==> flow/design.v <==
`timescale 1ns / 1ps
module AProject2(led,lednext,switch,switchnext,btn, clk, rst, a, b, c, d, e, f, g, an
    );
input [3:0] btn; 
input [4:0] switch;
input [2:0] switchnext;
input clk; 
input rst;                                   
output a, b, c, d, e, f, g;  
output [3:0] an; 
output [4:0] led;
output [2:0] lednext;
reg a, b, c, d, e, f, g;  
reg [3:0] an;
reg slow_clock;
integer i;
integer count;
integer led_count;
integer guess;
integer guess_count;
integer guess_count2;
integer guess_count3;
reg countPL1;
reg countPL2;
reg countPL2values;
reg tempcount;
reg equaltemp;
reg freeze;
reg switchnextcount;
reg [4:0] led;
reg [2:0] lednext;
reg [4:0] dig;
reg [5:0] button0;
reg [5:0] button1;
reg [5:0] button2;
reg [5:0] button3;
reg [5:0] player1_0;
reg [5:0] player1_1;
reg [5:0] player1_2;
reg [5:0] player1_3;
reg [5:0] player2_0;
reg [5:0] player2_1;
reg [5:0] player2_2;
reg [5:0] player2_3;
reg [19:0] player1_full;
reg [19:0] player2_full;
wire slow_tick = (count > 900) && (slow_clock == 1'b0);
always @(posedge clk) 
begin
	if (rst)
	begin
		count<=0;
		slow_clock<=0;
	end
	else if (count > 900)
	begin
		count<=1;
		slow_clock<=~slow_clock;
	end
	else
		count<=count+1;
end
always @(posedge clk) 
if (rst)
begin
	a=0; b=0; c=0; d=0; e=0; f=0; g=0;
	an=0; led=0; lednext=0; dig=0;
	led_count=0;
	guess=0; guess_count=0; guess_count2=0; guess_count3=0;
	countPL1=0; countPL2=0; countPL2values=0;
	tempcount=0; equaltemp=0; freeze=0; switchnextcount=0;
	button0=0; button1=0; button2=0; button3=0;
	player1_0=0; player1_1=0; player1_2=0; player1_3=0;
	player2_0=0; player2_1=0; player2_2=0; player2_3=0;
	player1_full=0; player2_full=0;
end
else if (slow_tick)
begin
	if(freeze==0)
	begin
		led=switch;
		lednext=switchnext;
	end
	if (switch[4] == 0)                                 
	begin
		an=4'b 1111;
		button0=5'b00000;							
		button1=5'b10001;							
		button2=5'b00001;							
		button3=5'b00100;	
		countPL1=0;
		countPL2=0;
		countPL2values=0;
		tempcount=0;
		equaltemp=0;
		freeze=0;
		guess=0;
		guess_count=0;
		guess_count2=0;
		guess_count3=0;			
		player1_0=0;
		player1_1=0;
		player1_2=0;
		player1_3=0;
		player2_0=0;
		player2_1=0;
		player2_2=0;
		player2_3=0;
		player1_full=0;
		player2_full=0;			
	end
   else
		if(freeze==1)
		begin
			if (led_count > 5000) 
			begin 
				led_count=0;
				led=~led; 
				lednext=~lednext;
			end 
			led_count = led_count+1; 
		end
		if(switchnext[2]==1)								 
		begin
			if(switchnextcount==0)
			begin
				button0=player2_0;
				button1=player2_1;
				button2=player2_2;
				button3=player2_3;
				switchnextcount=1;
			end	
		end
		else
		begin
		switchnextcount=0;
		end
	 	if(switchnext[1]==0)									 
		begin
			if(countPL1==0)
			begin
				button0=5'b00000;
				button1=5'b10001;
				button2=5'b00001;
				button3=5'b00100;	
				countPL1=1;
				countPL2=0;
			end
		end
      begin 
			case (an)
				4'b 1110: an=4'b 1101;	
				4'b 1101: an=4'b 1011;  
				4'b 1011: an=4'b 0111;
				4'b 0111: an=4'b 1110;
				4'b 1111:an=4'b 0111;				
				default: an=1111; 
			endcase
			case (an)
				4'b 0111:  
				begin
					if(btn == 4'b0001)
					begin
						if(freeze==0)
						begin
							button0=switch;
							dig=button0;  
						end			
					end
					else
					begin
						dig=button0;
					end
				end
				4'b 1011: 
				begin
					if(btn == 4'b0010)
					begin
						if(freeze==0)
						begin								
							button1=switch;
							dig=button1;
						end
					end
					else
					begin
						dig=button1;
					end
				end	 
				4'b 1101: 
				begin
					if(btn == 4'b0100)
					begin
						if(freeze==0)
						begin								
							button2=switch;
							dig=button2;
						end
					end
					else
					begin
						dig=button2;
					end
				end
				4'b1110:  
				begin
					if(btn == 4'b1000)
					begin
						if(freeze==0)
						begin
							button3=switch;
							dig=button3;
						end
					end
					else
					begin
						dig=button3;
					end	
				end
			endcase
			if(switchnext[1]==1)														 
			begin
				if(countPL2==0)
				begin
					player1_0=button0;						     					 
					player1_1=button1;
					player1_2=button2;
					player1_3=button3;
					player1_full[4:0]=player1_0;
					player1_full[9:5]=player1_1;
					player1_full[14:10]=player1_2;
					player1_full[19:15]=player1_3;
					button0=5'b00000;
					button1=5'b10010;
					button2=5'b00001;
					button3=5'b00100;	
					countPL1=0;
					countPL2=1;
				end
				if(switchnext[0]==1)													 
				begin
					if(countPL2values==0)
					begin					
						player2_0=button0;						     					 
						player2_1=button1;
						player2_2=button2;
						player2_3=button3;
						player2_full[4:0]=player2_0;
						player2_full[9:5]=player2_1;
						player2_full[14:10]=player2_2;
						player2_full[19:15]=player2_3;								
						countPL2values=1;
					end
				end
				if(switchnext[0]==0)													 
				begin
					if(countPL2values==1)
					begin
						if(player2_full < player1_full)     					 
						begin
							button0=5'b 00000;
							button1=5'b 00011;
							button2=5'b 00001;
							button3=5'b 10010;
							guess=guess+1;
							countPL2values=0;
						end
						if(player2_full > player1_full)      					 
						begin
							button0=5'b 00000;
							button1=5'b 00101;
							button2=5'b 00010;
							button3=5'b 10010;
							guess=guess+1;
							countPL2values=0;
						end
						if(player2_full == player1_full)
						begin
							if(equaltemp==0)
							begin
								guess=guess+1;
								equaltemp=1;
							end
							if(guess>=1000 && guess<10000)
							begin
								guess=guess-1000;
								guess_count3=guess_count3+1;
							end												
							if(guess>=100 && guess<1000)
							begin
								guess=guess-100;
								guess_count2=guess_count2+1;
							end
							if(guess>=10 && guess<100)
							begin
								guess=guess-10;
								guess_count=guess_count+1;													
							end
							if(guess<10)
							begin
								if(tempcount==0)
								begin
									guess=guess+16;
									guess_count=guess_count+16;
									guess_count2=guess_count2+16;
									guess_count3=guess_count3+16;														
									tempcount=1;
								end
								button0=guess;
								button1=guess_count;
								button2=guess_count2;
								button3=guess_count3;
								led=0;
								lednext=0;
								countPL2values=0;
								freeze=1;
							end
						end											
					end
				end
			end
		end
		case (dig) 
		  5'b11111:  begin   
							a=0; b=1; c=1; d=1; e=0; f=0; g=0;  
						 end
		  5'b11110:  begin    
							a=0; b=1; c=1; d=0; e=0; f=0; g=0;  
						 end
		  5'b11101:  begin   
							a=1; b=0; c=0; d=0; e=0; f=1; g=0;  
						 end
		  5'b11100:  begin    
							a=0; b=1; c=1; d=0; e=0; f=0; g=1;  
						 end
		  5'b11011:  begin    
							a=1; b=1; c=0; d=0; e=0; f=0; g=0;  
						 end
		  5'b11010:  begin    
							a=0; b=0; c=0; d=1; e=0; f=0; g=0;  
						 end
		  5'b11001:  begin    
							a=0; b=0; c=0; d=1; e=1; f=0; g=0;  
						 end
		  5'b11000:  begin    
							a=0; b=0; c=0; d=0; e=0; f=0; g=0;  
						 end
		  5'b10111:  begin   
							a=0; b=0; c=0; d=1; e=1; f=1; g=1;  
						 end
		  5'b10110:  begin    
							a=0; b=1; c=0; d=0; e=0; f=0; g=0;  
						 end	
		  5'b10101:  begin    
							a=0; b=1; c=0; d=0; e=1; f=0; g=0;  
						 end
		  5'b10100:  begin    
							a=1; b=0; c=0; d=1; e=1; f=0; g=0;  
						 end
		  5'b10011:  begin    
							a=0; b=0; c=0; d=0; e=1; f=1; g=0;  
						 end 
		  5'b10010:  begin     
							a=0; b=0; c=1; d=0; e=0; f=1; g=0;    
						 end 
		  5'b10001:  begin     
							a=1; b=0; c=0; d=1; e=1; f=1; g=1;  
						 end 
		  5'b10000:  begin    
							a=0; b=0; c=0; d=0; e=0; f=0; g=1;  
						 end 
		  5'b00001:  begin    
							a=1; b=1; c=1; d=0; e=0; f=0; g=1;     
						 end
		  5'b00010:  begin    
							a=1; b=0; c=0; d=1; e=0; f=0; g=0;     
						 end	
		  5'b00011:  begin    
							a=1; b=1; c=0; d=0; e=0; f=1; g=0;     
						 end			 
		  5'b00100:  begin    
							a=0; b=0; c=1; d=1; e=0; f=0; g=0;     
						 end
		  5'b00101:  begin    
							a=1; b=1; c=1; d=1; e=0; f=1; g=1;     
						 end
		  5'b00110:  begin    
							a=1; b=0; c=0; d=0; e=0; f=0; g=1;     
						 end
		  5'b00111:  begin    
							a=0; b=1; c=0; d=0; e=1; f=0; g=1;     
						 end
		  5'b01000:  begin    
							a=1; b=0; c=0; d=0; e=1; f=0; g=0;     
						 end					 
		  5'b00000:  begin    
							a=1; b=1; c=1; d=1; e=1; f=1; g=1;      
						 end 	
		  default:  begin    
							a=1; b=1; c=1; d=1; e=1; f=1; g=1;  
						end 
		endcase 
	end
endmodule
# --- Reports on AProject2 ---
# Each step is given for the RTL above and for the edited RTL.
# Lines under "orig" count in the file above, lines under "edited" in the edited file.
# "change": "edited" minus "orig" as printed here.
# Library cell names are shortened.
setup:
  top_module: "AProject2"
  clk_port: "clk"
  library: "sky130hd"
  pvt_corner: "tt_025C_1v80"

# --- The edit ---
# The edit as a unified diff against the file above.
# The edited RTL no longer does the same as the RTL above: the edit was made by script, with no optimisation intended.
# begin of diff
@@ -48,10 +48,5 @@
 always @(posedge clk) 
 begin
-	if (rst)
-	begin
-		count<=0;
-		slow_clock<=0;
-	end
-	else if (count > 900)
+	if (count > 900)
 	begin
 		count<=1;
# end of diff

# --- Elaborated design ---
# Counts by Yosys on the flattened word-level netlist (proc, flatten, opt, wreduce; memories kept). Print and check cells are left out. Cells with the same type and inputs are merged into one.
# Memory sizes are those after Yosys's memory passes, which may raise the word count (mostly to a power of two), join words into wider ones and drop unused or constant bits.
bits:
  columns: ["element", "orig", "edited", "change"]
  rows:
  - ["ff_bits", 305, 305, 0]
  - ["romBits", 224, 224, 0]
  - ["clocked_rd_ports_x_width", 7, 7, 0]
  - ["mem_count", 1, 1, 0]
  - ["in_bits", 14, 14, 0]
mem_list:
  columns: ["element", "orig", "edited"]
  rows:
  - ["memory_list", "32x7 r1 w0", "32x7 r1 w0"]
classes:
  columns: ["element", "orig", "edited", "change"]
  rows:
  - ["addsub", 15, 15, 0]
  - ["compare", 11, 11, 0]
  - ["eq_ne", 12, 12, 0]
  - ["muxes", 313, 312, -1]
  - ["bitwise", 3, 3, 0]
  - ["n_reduce_logical", 6, 5, -1]
ops:
  columns: ["cell", "orig", "edited", "change"]
  rows:
  - ["1-bit 2-to-1 mux", 51, 50, -1]
  - ["2-bit OR reduction", 1, 0, -1]
# Operator kinds equal on both sides are left out: 34.

# --- Depth ---
# Longest topological path by Yosys (ltp), each cell counted once; first at word level (registers and memories cut), then after technology mapping (sequential cells cut; the memories' decode and read muxes count).
depth:
  columns: ["element", "orig", "edited", "change"]
  rows:
  - ["ltp_word", 74, 74, 0]
  - ["abc_area", "0", "0", null]
  - ["ltp_mapped", 72, 67, -5]
  - ["depth_no_buf", 55, 53, -2]

# --- Netlist ---
# Yosys stat after the flow's synthesis: flattened, memories mapped to cells. It holds for the ABC_AREA given above (unset counts as 0); a run with the other value may have another netlist.
synth_totals:
  columns: ["element", "orig", "edited", "change"]
  rows:
  - ["stdcells", 2576, 2607, 31]
  - ["mapped_area_um2", 18440.2, 18705.4, 265.2]
  - ["flip_flops", 223, 223, 0]
types:
  columns: ["cell", "orig", "edited", "change"]
  rows:
  - ["a21oi_1", 154, 193, 39]
  - ["o21ai_0", 110, 133, 23]
  - ["xnor2_1", 141, 126, -15]
  - ["nand3_1", 119, 133, 14]
  - ["a221oi_1", 14, 1, -13]
  - ["clkbuf_1", 124, 112, -12]
  - ["nor3_1", 61, 72, 11]
  - ["mux2i_1", 49, 38, -11]
  - ["o221ai_1", 16, 5, -11]
  - ["o21ai_1", 23, 13, -10]
  - ["a22oi_1", 49, 58, 9]
  - ["and2_1", 32, 41, 9]
  - ["or3_1", 24, 15, -9]
  - ["and4_1", 13, 22, 9]
  - ["buf_2", 10, 19, 9]
  - ["nor4_2", 2, 11, 9]
  - ["nor2_1", 347, 339, -8]
  - ["nor4_1", 53, 45, -8]
# Cell types equal on both sides are left out: 11.
# Not every row of either side is listed.

# --- Path before layout ---
# Path of least setup slack by OpenSTA after synthesis, without wires, with an ideal clock, recovery checks aside; 20% of the period is set as input and as output delay. Where synthesis merged equal registers, the netlist keeps one of their names.
synth_timing:
  columns: ["element", "orig", "edited", "change"]
  rows:
  - ["path_kind", "input to register", "input to register", null]
  - ["start", "input port switch[4]", "input port switch[4]", null]
  - ["end", "register guess_count[4]", "register guess[27]", null]
  - ["tclk_ns", 25.0, 25.0, 0.0]
  - ["in_delay_ns", 5.000, 5.000, 0.000]
  - ["setup_time_ns", 0.120, 0.133, 0.013]
  - ["t_first_pin_ns", 5.000, 5.000, 0.000]
  - ["t_arrival_ns", 19.503, 17.873, -1.630]
  - ["required_time_ns", 24.880, 24.867, -0.013]
  - ["slack_ns", 5.377, 6.994, 1.617]
  - ["path_delay_ns", 14.623, 13.006, -1.617]
  - ["driving_pins", 64, 60, -4]
  - ["n_path_buf", 13, 11, -2]
  - ["synth_period_reached_ns", 19.623, 18.006, -1.617]
# "path_delay_ns" is the arrival time less input delay plus setup time.
# "driving_pins" counts driving pins, that of a launching flip-flop among them; a cell with two outputs on the path counts twice.
# "synth_period_reached_ns" is the clock period less the worst setup slack; recovery checks do not enter. This is arithmetic on one report: input and output delays are still those of the set period (20% each).
# Between the ends stands the longest chain of elaborated cells between them, by number of cells; it is not shown to be the way that was timed. Of several equally long chains one is given.
# Each line given opens the expression or statement behind the cell; cells for indexed reads and writes are added by Yosys, which also makes memories of some case tables.
# At most two assigning lines are given for a register; there are more.
synth_between_orig:
  cell_sequence: "clkbuf_1 clkbuf_1 clkbuf_1 clkbuf_1 buf_1 clkbuf_1 clkbuf_1 and2_1 nand2_1 nor3b_1 nor3b_1 mux2i_1 nand2_1 a32o_1 ha_1 nand4_1 or4_1 buf_4 (+28 left out) nor4b_1 nor4_4 nor2_1 ha_1 inv_1 nor3_1 nand4_1 o41ai_1 nor4_1 nand4b_1 nor3_4 or2_1 buf_2 and2_1 buf_4 xnor2_1 and3_1 o31a_1"
  elab_chain_cells: 74
  cells_between: 199
  cone_classes: "add/sub: 8; compare: 9; eq/ne: 8; mux: 171; reduce/logical: 3"
synth_rtl_orig:
  columns: ["element", "line_no", "source"]
  rows:
  - ["start, declared", 5, "input [4:0] switch;"]
  - ["6-bit 2-to-1 mux", 84, "if (switch[4] == 0)"]
  - ["6-bit 2-to-1 mux", 125, "if(switchnextcount==0)"]
  - ["6-bit 2-to-1 mux", 123, "if(switchnext[2]==1)"]
  - ["6-bit 2-to-1 mux", 77, "else if (slow_tick)"]
  - ["6-bit 2-to-1 mux", 64, "if (rst)"]
  - ["6-bit 2-to-1 mux", 140, "if(countPL1==0)"]
  - ["6-bit 2-to-1 mux", 138, "if(switchnext[1]==0)"]
  - ["(+60 left out)", null, null]
  - ["32-bit by 6-bit adder with 32-bit output", 304, "guess_count=guess_count+16;"]
  - ["32-bit 2-to-1 mux", 301, "if(tempcount==0)"]
  - ["32-bit 2-to-1 mux", 299, "if(guess<10)"]
  - ["32-bit 2-to-1 mux", 277, "if(player2_full == player1_full)"]
  - ["32-bit 2-to-1 mux", 257, "if(countPL2values==1)"]
  - ["32-bit 2-to-1 mux", 255, "if(switchnext[0]==0)"]
  - ["32-bit 2-to-1 mux", 221, "if(switchnext[1]==1)"]
  - ["end, assigned", 297, "guess_count=guess_count+1;"]
  - ["end, assigned", 304, null]
  - ["end, declared", 20, "integer guess_count;"]
synth_between_edited:
  cell_sequence: "buf_4 buf_2 clkbuf_1 clkbuf_1 clkbuf_1 buf_2 buf_1 nand3_1 nor3b_1 nor3_1 nand3_1 nor2_1 a21oi_1 nand2_1 o21ai_0 ha_1 a21oi_1 o221ai_1 (+24 left out) nor4_1 o21ai_0 a211oi_2 nor3_4 mux2i_1 nor3_1 nand3_2 and2_0 clkbuf_1 ha_1 inv_1 nor3_1 o31ai_1 o311a_4 a41oi_4 or4_1 a31oi_1 a21oi_1"
  elab_chain_cells: 74
  cells_between: 188
  cone_classes: "add/sub: 7; compare: 9; eq/ne: 8; mux: 161; reduce/logical: 3"
synth_rtl_edited:
  columns: ["element", "line_no", "source"]
  rows:
  - ["start, declared", 5, "input [4:0] switch;"]
  - ["6-bit 2-to-1 mux", 79, "if (switch[4] == 0)"]
  - ["6-bit 2-to-1 mux", 120, "if(switchnextcount==0)"]
  - ["6-bit 2-to-1 mux", 118, "if(switchnext[2]==1)"]
  - ["6-bit 2-to-1 mux", 72, "else if (slow_tick)"]
  - ["6-bit 2-to-1 mux", 59, "if (rst)"]
  - ["6-bit 2-to-1 mux", 135, "if(countPL1==0)"]
  - ["6-bit 2-to-1 mux", 133, "if(switchnext[1]==0)"]
  - ["(+60 left out)", null, null]
  - ["32-bit by 6-bit adder with 32-bit output", 298, "guess=guess+16;"]
  - ["32-bit 2-to-1 mux", 296, "if(tempcount==0)"]
  - ["32-bit 2-to-1 mux", 294, "if(guess<10)"]
  - ["32-bit 2-to-1 mux", 272, "if(player2_full == player1_full)"]
  - ["32-bit 2-to-1 mux", 252, "if(countPL2values==1)"]
  - ["32-bit 2-to-1 mux", 250, "if(switchnext[0]==0)"]
  - ["32-bit 2-to-1 mux", 216, "if(switchnext[1]==1)"]
  - ["end, assigned", 260, "guess=guess+1;"]
  - ["end, assigned", 269, "guess=guess+1;"]
  - ["end, declared", 19, "integer guess;"]

# --- Timing after layout ---
# Path of least setup slack in the final report of the runs of set A (OpenROAD, finished layout, wires in). Where an end is a register, its clock arrival counts in the times.
layout_timing:
  columns: ["element", "orig", "edited", "change"]
  rows:
  - ["path_kind", "input to register", "input to register", null]
  - ["start", "input port switchnext[1]", "input port switchnext[1]", null]
  - ["end", "register guess_count[4]", "register led[1]", null]
  - ["tclk_ns", 25.0, 25.0, 0.0]
  - ["in_delay_ns", 5.00, 5.00, 0.00]
  - ["setup_time_ns", 0.11, 0.09, -0.02]
  - ["t_first_pin_ns", 5.00, 5.00, 0.00]
  - ["t_arrival_ns", 21.56, 20.51, -1.05]
  - ["required_time_ns", 25.47, 25.47, 0.00]
  - ["slack_ns", 3.91, 4.96, 1.05]
  - ["driving_pins", 53, 51, -2]
  - ["n_path_buf", 3, 3, 0]
# Between the ends stands the longest chain of elaborated cells between them, by number of cells; it is not shown to be the way that was timed. Of several equally long chains one is given.
# At most two assigning lines are given for a register; there are more.
layout_between_orig:
  cell_sequence: "clkdlybuf4s50_1 clkinv_1 o21ai_0 o21ai_0 a221o_1 mux2i_1 nand2_1 a32o_1 ha_1 nand4_2 nor4_4 nand2_1 nand3_1 xnor2_1 ha_1 o2111ai_1 mux2i_1 mux2i_1 (+17 left out) nand3_1 or3_4 nor4_4 nor2_1 ha_1 inv_1 nor3_1 nand4_1 o41ai_1 nor4_1 nand4b_1 nor3_4 or2_1 buf_4 and2_1 xnor2_1 and3_1 o31a_1"
  elab_chain_cells: 68
  cells_between: 130
  cone_classes: "add/sub: 6; compare: 9; eq/ne: 1; mux: 111; reduce/logical: 3"
layout_rtl_orig:
  columns: ["element", "line_no", "source"]
  rows:
  - ["start, declared", 6, "input [2:0] switchnext;"]
  - ["6-bit 2-to-1 mux", 138, "if(switchnext[1]==0)"]
  - ["6-bit 2-to-1 mux", 77, "else if (slow_tick)"]
  - ["6-bit 2-to-1 mux", 64, "if (rst)"]
  - ["6-bit 2-to-1 mux", 164, "if(freeze==0)"]
  - ["6-bit 2-to-1 mux", 162, "if(btn == 4'b0001)"]
  - ["6-bit 2-to-1 mux", 159, "case (an)"]
  - ["6-bit 2-to-1 mux", 223, "if(countPL2==0)"]
  - ["(+54 left out)", null, null]
  - ["32-bit by 6-bit adder with 32-bit output", 304, "guess_count=guess_count+16;"]
  - ["32-bit 2-to-1 mux", 301, "if(tempcount==0)"]
  - ["32-bit 2-to-1 mux", 299, "if(guess<10)"]
  - ["32-bit 2-to-1 mux", 277, "if(player2_full == player1_full)"]
  - ["32-bit 2-to-1 mux", 257, "if(countPL2values==1)"]
  - ["32-bit 2-to-1 mux", 255, "if(switchnext[0]==0)"]
  - ["32-bit 2-to-1 mux", 221, "if(switchnext[1]==1)"]
  - ["end, assigned", 297, "guess_count=guess_count+1;"]
  - ["end, assigned", 304, null]
  - ["end, declared", 20, "integer guess_count;"]
layout_between_edited:
  cell_sequence: "clkdlybuf4s50_1 inv_1 o21ai_0 o21ai_0 a221o_1 mux2i_1 and2_1 o21ai_0 ha_1 nand4_1 nor3_1 a22o_1 nor3_2 buf_4 xnor2_1 ha_1 nand3_1 nor2_1 (+15 left out) nand2b_1 nor4_1 o21ai_0 a211oi_2 a2111oi_0 o22a_1 nor2_1 a31o_2 and2_0 ha_1 inv_1 nor3_1 o31ai_1 o311a_4 a31oi_4 nand2b_1 nand2_1 a311oi_1"
  elab_chain_cells: 67
  cells_between: 121
  cone_classes: "add/sub: 5; compare: 9; eq/ne: 1; mux: 103; reduce/logical: 3"
layout_rtl_edited:
  columns: ["element", "line_no", "source"]
  rows:
  - ["start, declared", 6, "input [2:0] switchnext;"]
  - ["6-bit 2-to-1 mux", 133, "if(switchnext[1]==0)"]
  - ["6-bit 2-to-1 mux", 72, "else if (slow_tick)"]
  - ["6-bit 2-to-1 mux", 59, "if (rst)"]
  - ["6-bit 2-to-1 mux", 159, "if(freeze==0)"]
  - ["6-bit 2-to-1 mux", 157, "if(btn == 4'b0001)"]
  - ["6-bit 2-to-1 mux", 154, "case (an)"]
  - ["6-bit 2-to-1 mux", 218, "if(countPL2==0)"]
  - ["(+53 left out)", null, null]
  - ["32-bit 2-to-1 mux", 59, null]
  - ["32-bit by 5-bit < comparator with 1-bit output", 294, "if(guess<10)"]
  - ["5-bit 2-to-1 mux", 294, null]
  - ["5-bit 2-to-1 mux", 272, "if(player2_full == player1_full)"]
  - ["5-bit 2-to-1 mux", 252, "if(countPL2values==1)"]
  - ["5-bit 2-to-1 mux", 250, "if(switchnext[0]==0)"]
  - ["5-bit 2-to-1 mux", 216, "if(switchnext[1]==1)"]
  - ["end, assigned", 76, "led=switch;"]
  - ["end, assigned", 113, "led=~led;"]
  - ["end, declared", 11, "output [4:0] led;"]

# --- Flow runs ---
# Runs of the flow (Yosys, OpenROAD) on both versions; the two runs of a pair have the same settings. The constraints put input and output delay at 20% of the set period each and load the outputs with 0.01 pF.
flow_settings_set_A:
  CORE_UTILIZATION: 40
  period_ns: 25.0
  CAP_MARGIN: 20
  CORE_MARGIN: 2
  SLEW_MARGIN: 20
measured_set_A:
  columns: ["element", "orig", "edited", "change"]
  rows:
  - ["ys_area_um2", 18440.2, 18705.4, 265.2]
  - ["final_die_area_um2", 47834.1, 48510.1, 676.0]
  - ["post_route_stdcell_area_um2", 20059.2, 20423.3, 364.1]
  - ["fin_ws_ns", 3.911, 4.962, 1.051]
  - ["final_setup_tns_ns", 0.000, 0.000, 0.000]
  - ["ws_hold_ns", 0.452, 0.454, 0.002]
  - ["totalPower_mw", 0.8070, 0.8159, 0.0089]
  - ["achievedPeriod_ns", 21.089, 20.038, -1.051]
flow_settings_set_B:
  ABC_AREA: 1
  CAP_MARGIN: 5
  CORE_ASPECT_RATIO: 1.08
  CORE_MARGIN: 3
  CORE_UTILIZATION: 33
  CTS_CLUSTER_DIAMETER: 165
  PLACE_DENSITY: 0.39
  SETUP_SLACK_MARGIN: 0.38
  TNS_END_PERCENT: 85
  period_ns: 32.1
  SLEW_MARGIN: 20
measured_set_B:
  columns: ["element", "orig", "edited", "change"]
  rows:
  - ["ys_area_um2", 22031.1, 21587.0, -444.1]
  - ["final_die_area_um2", 69898.4, 68522.2, -1376.2]
  - ["post_route_stdcell_area_um2", 23887.9, 23294.8, -593.1]
  - ["fin_ws_ns", 12.217, 12.050, -0.167]
  - ["final_setup_tns_ns", 0.000, 0.000, 0.000]
  - ["ws_hold_ns", 0.463, 0.430, -0.033]
  - ["totalPower_mw", 0.8781, 0.8343, -0.0438]
  - ["achievedPeriod_ns", 19.883, 20.050, 0.167]
# "achievedPeriod_ns" = clock period - worst setup slack. The figure is calculated, with input and output delays left at 20% of the set period.
# "totalPower_mw" rests on the timing tool's default activity at the inputs, not on a simulated workload.
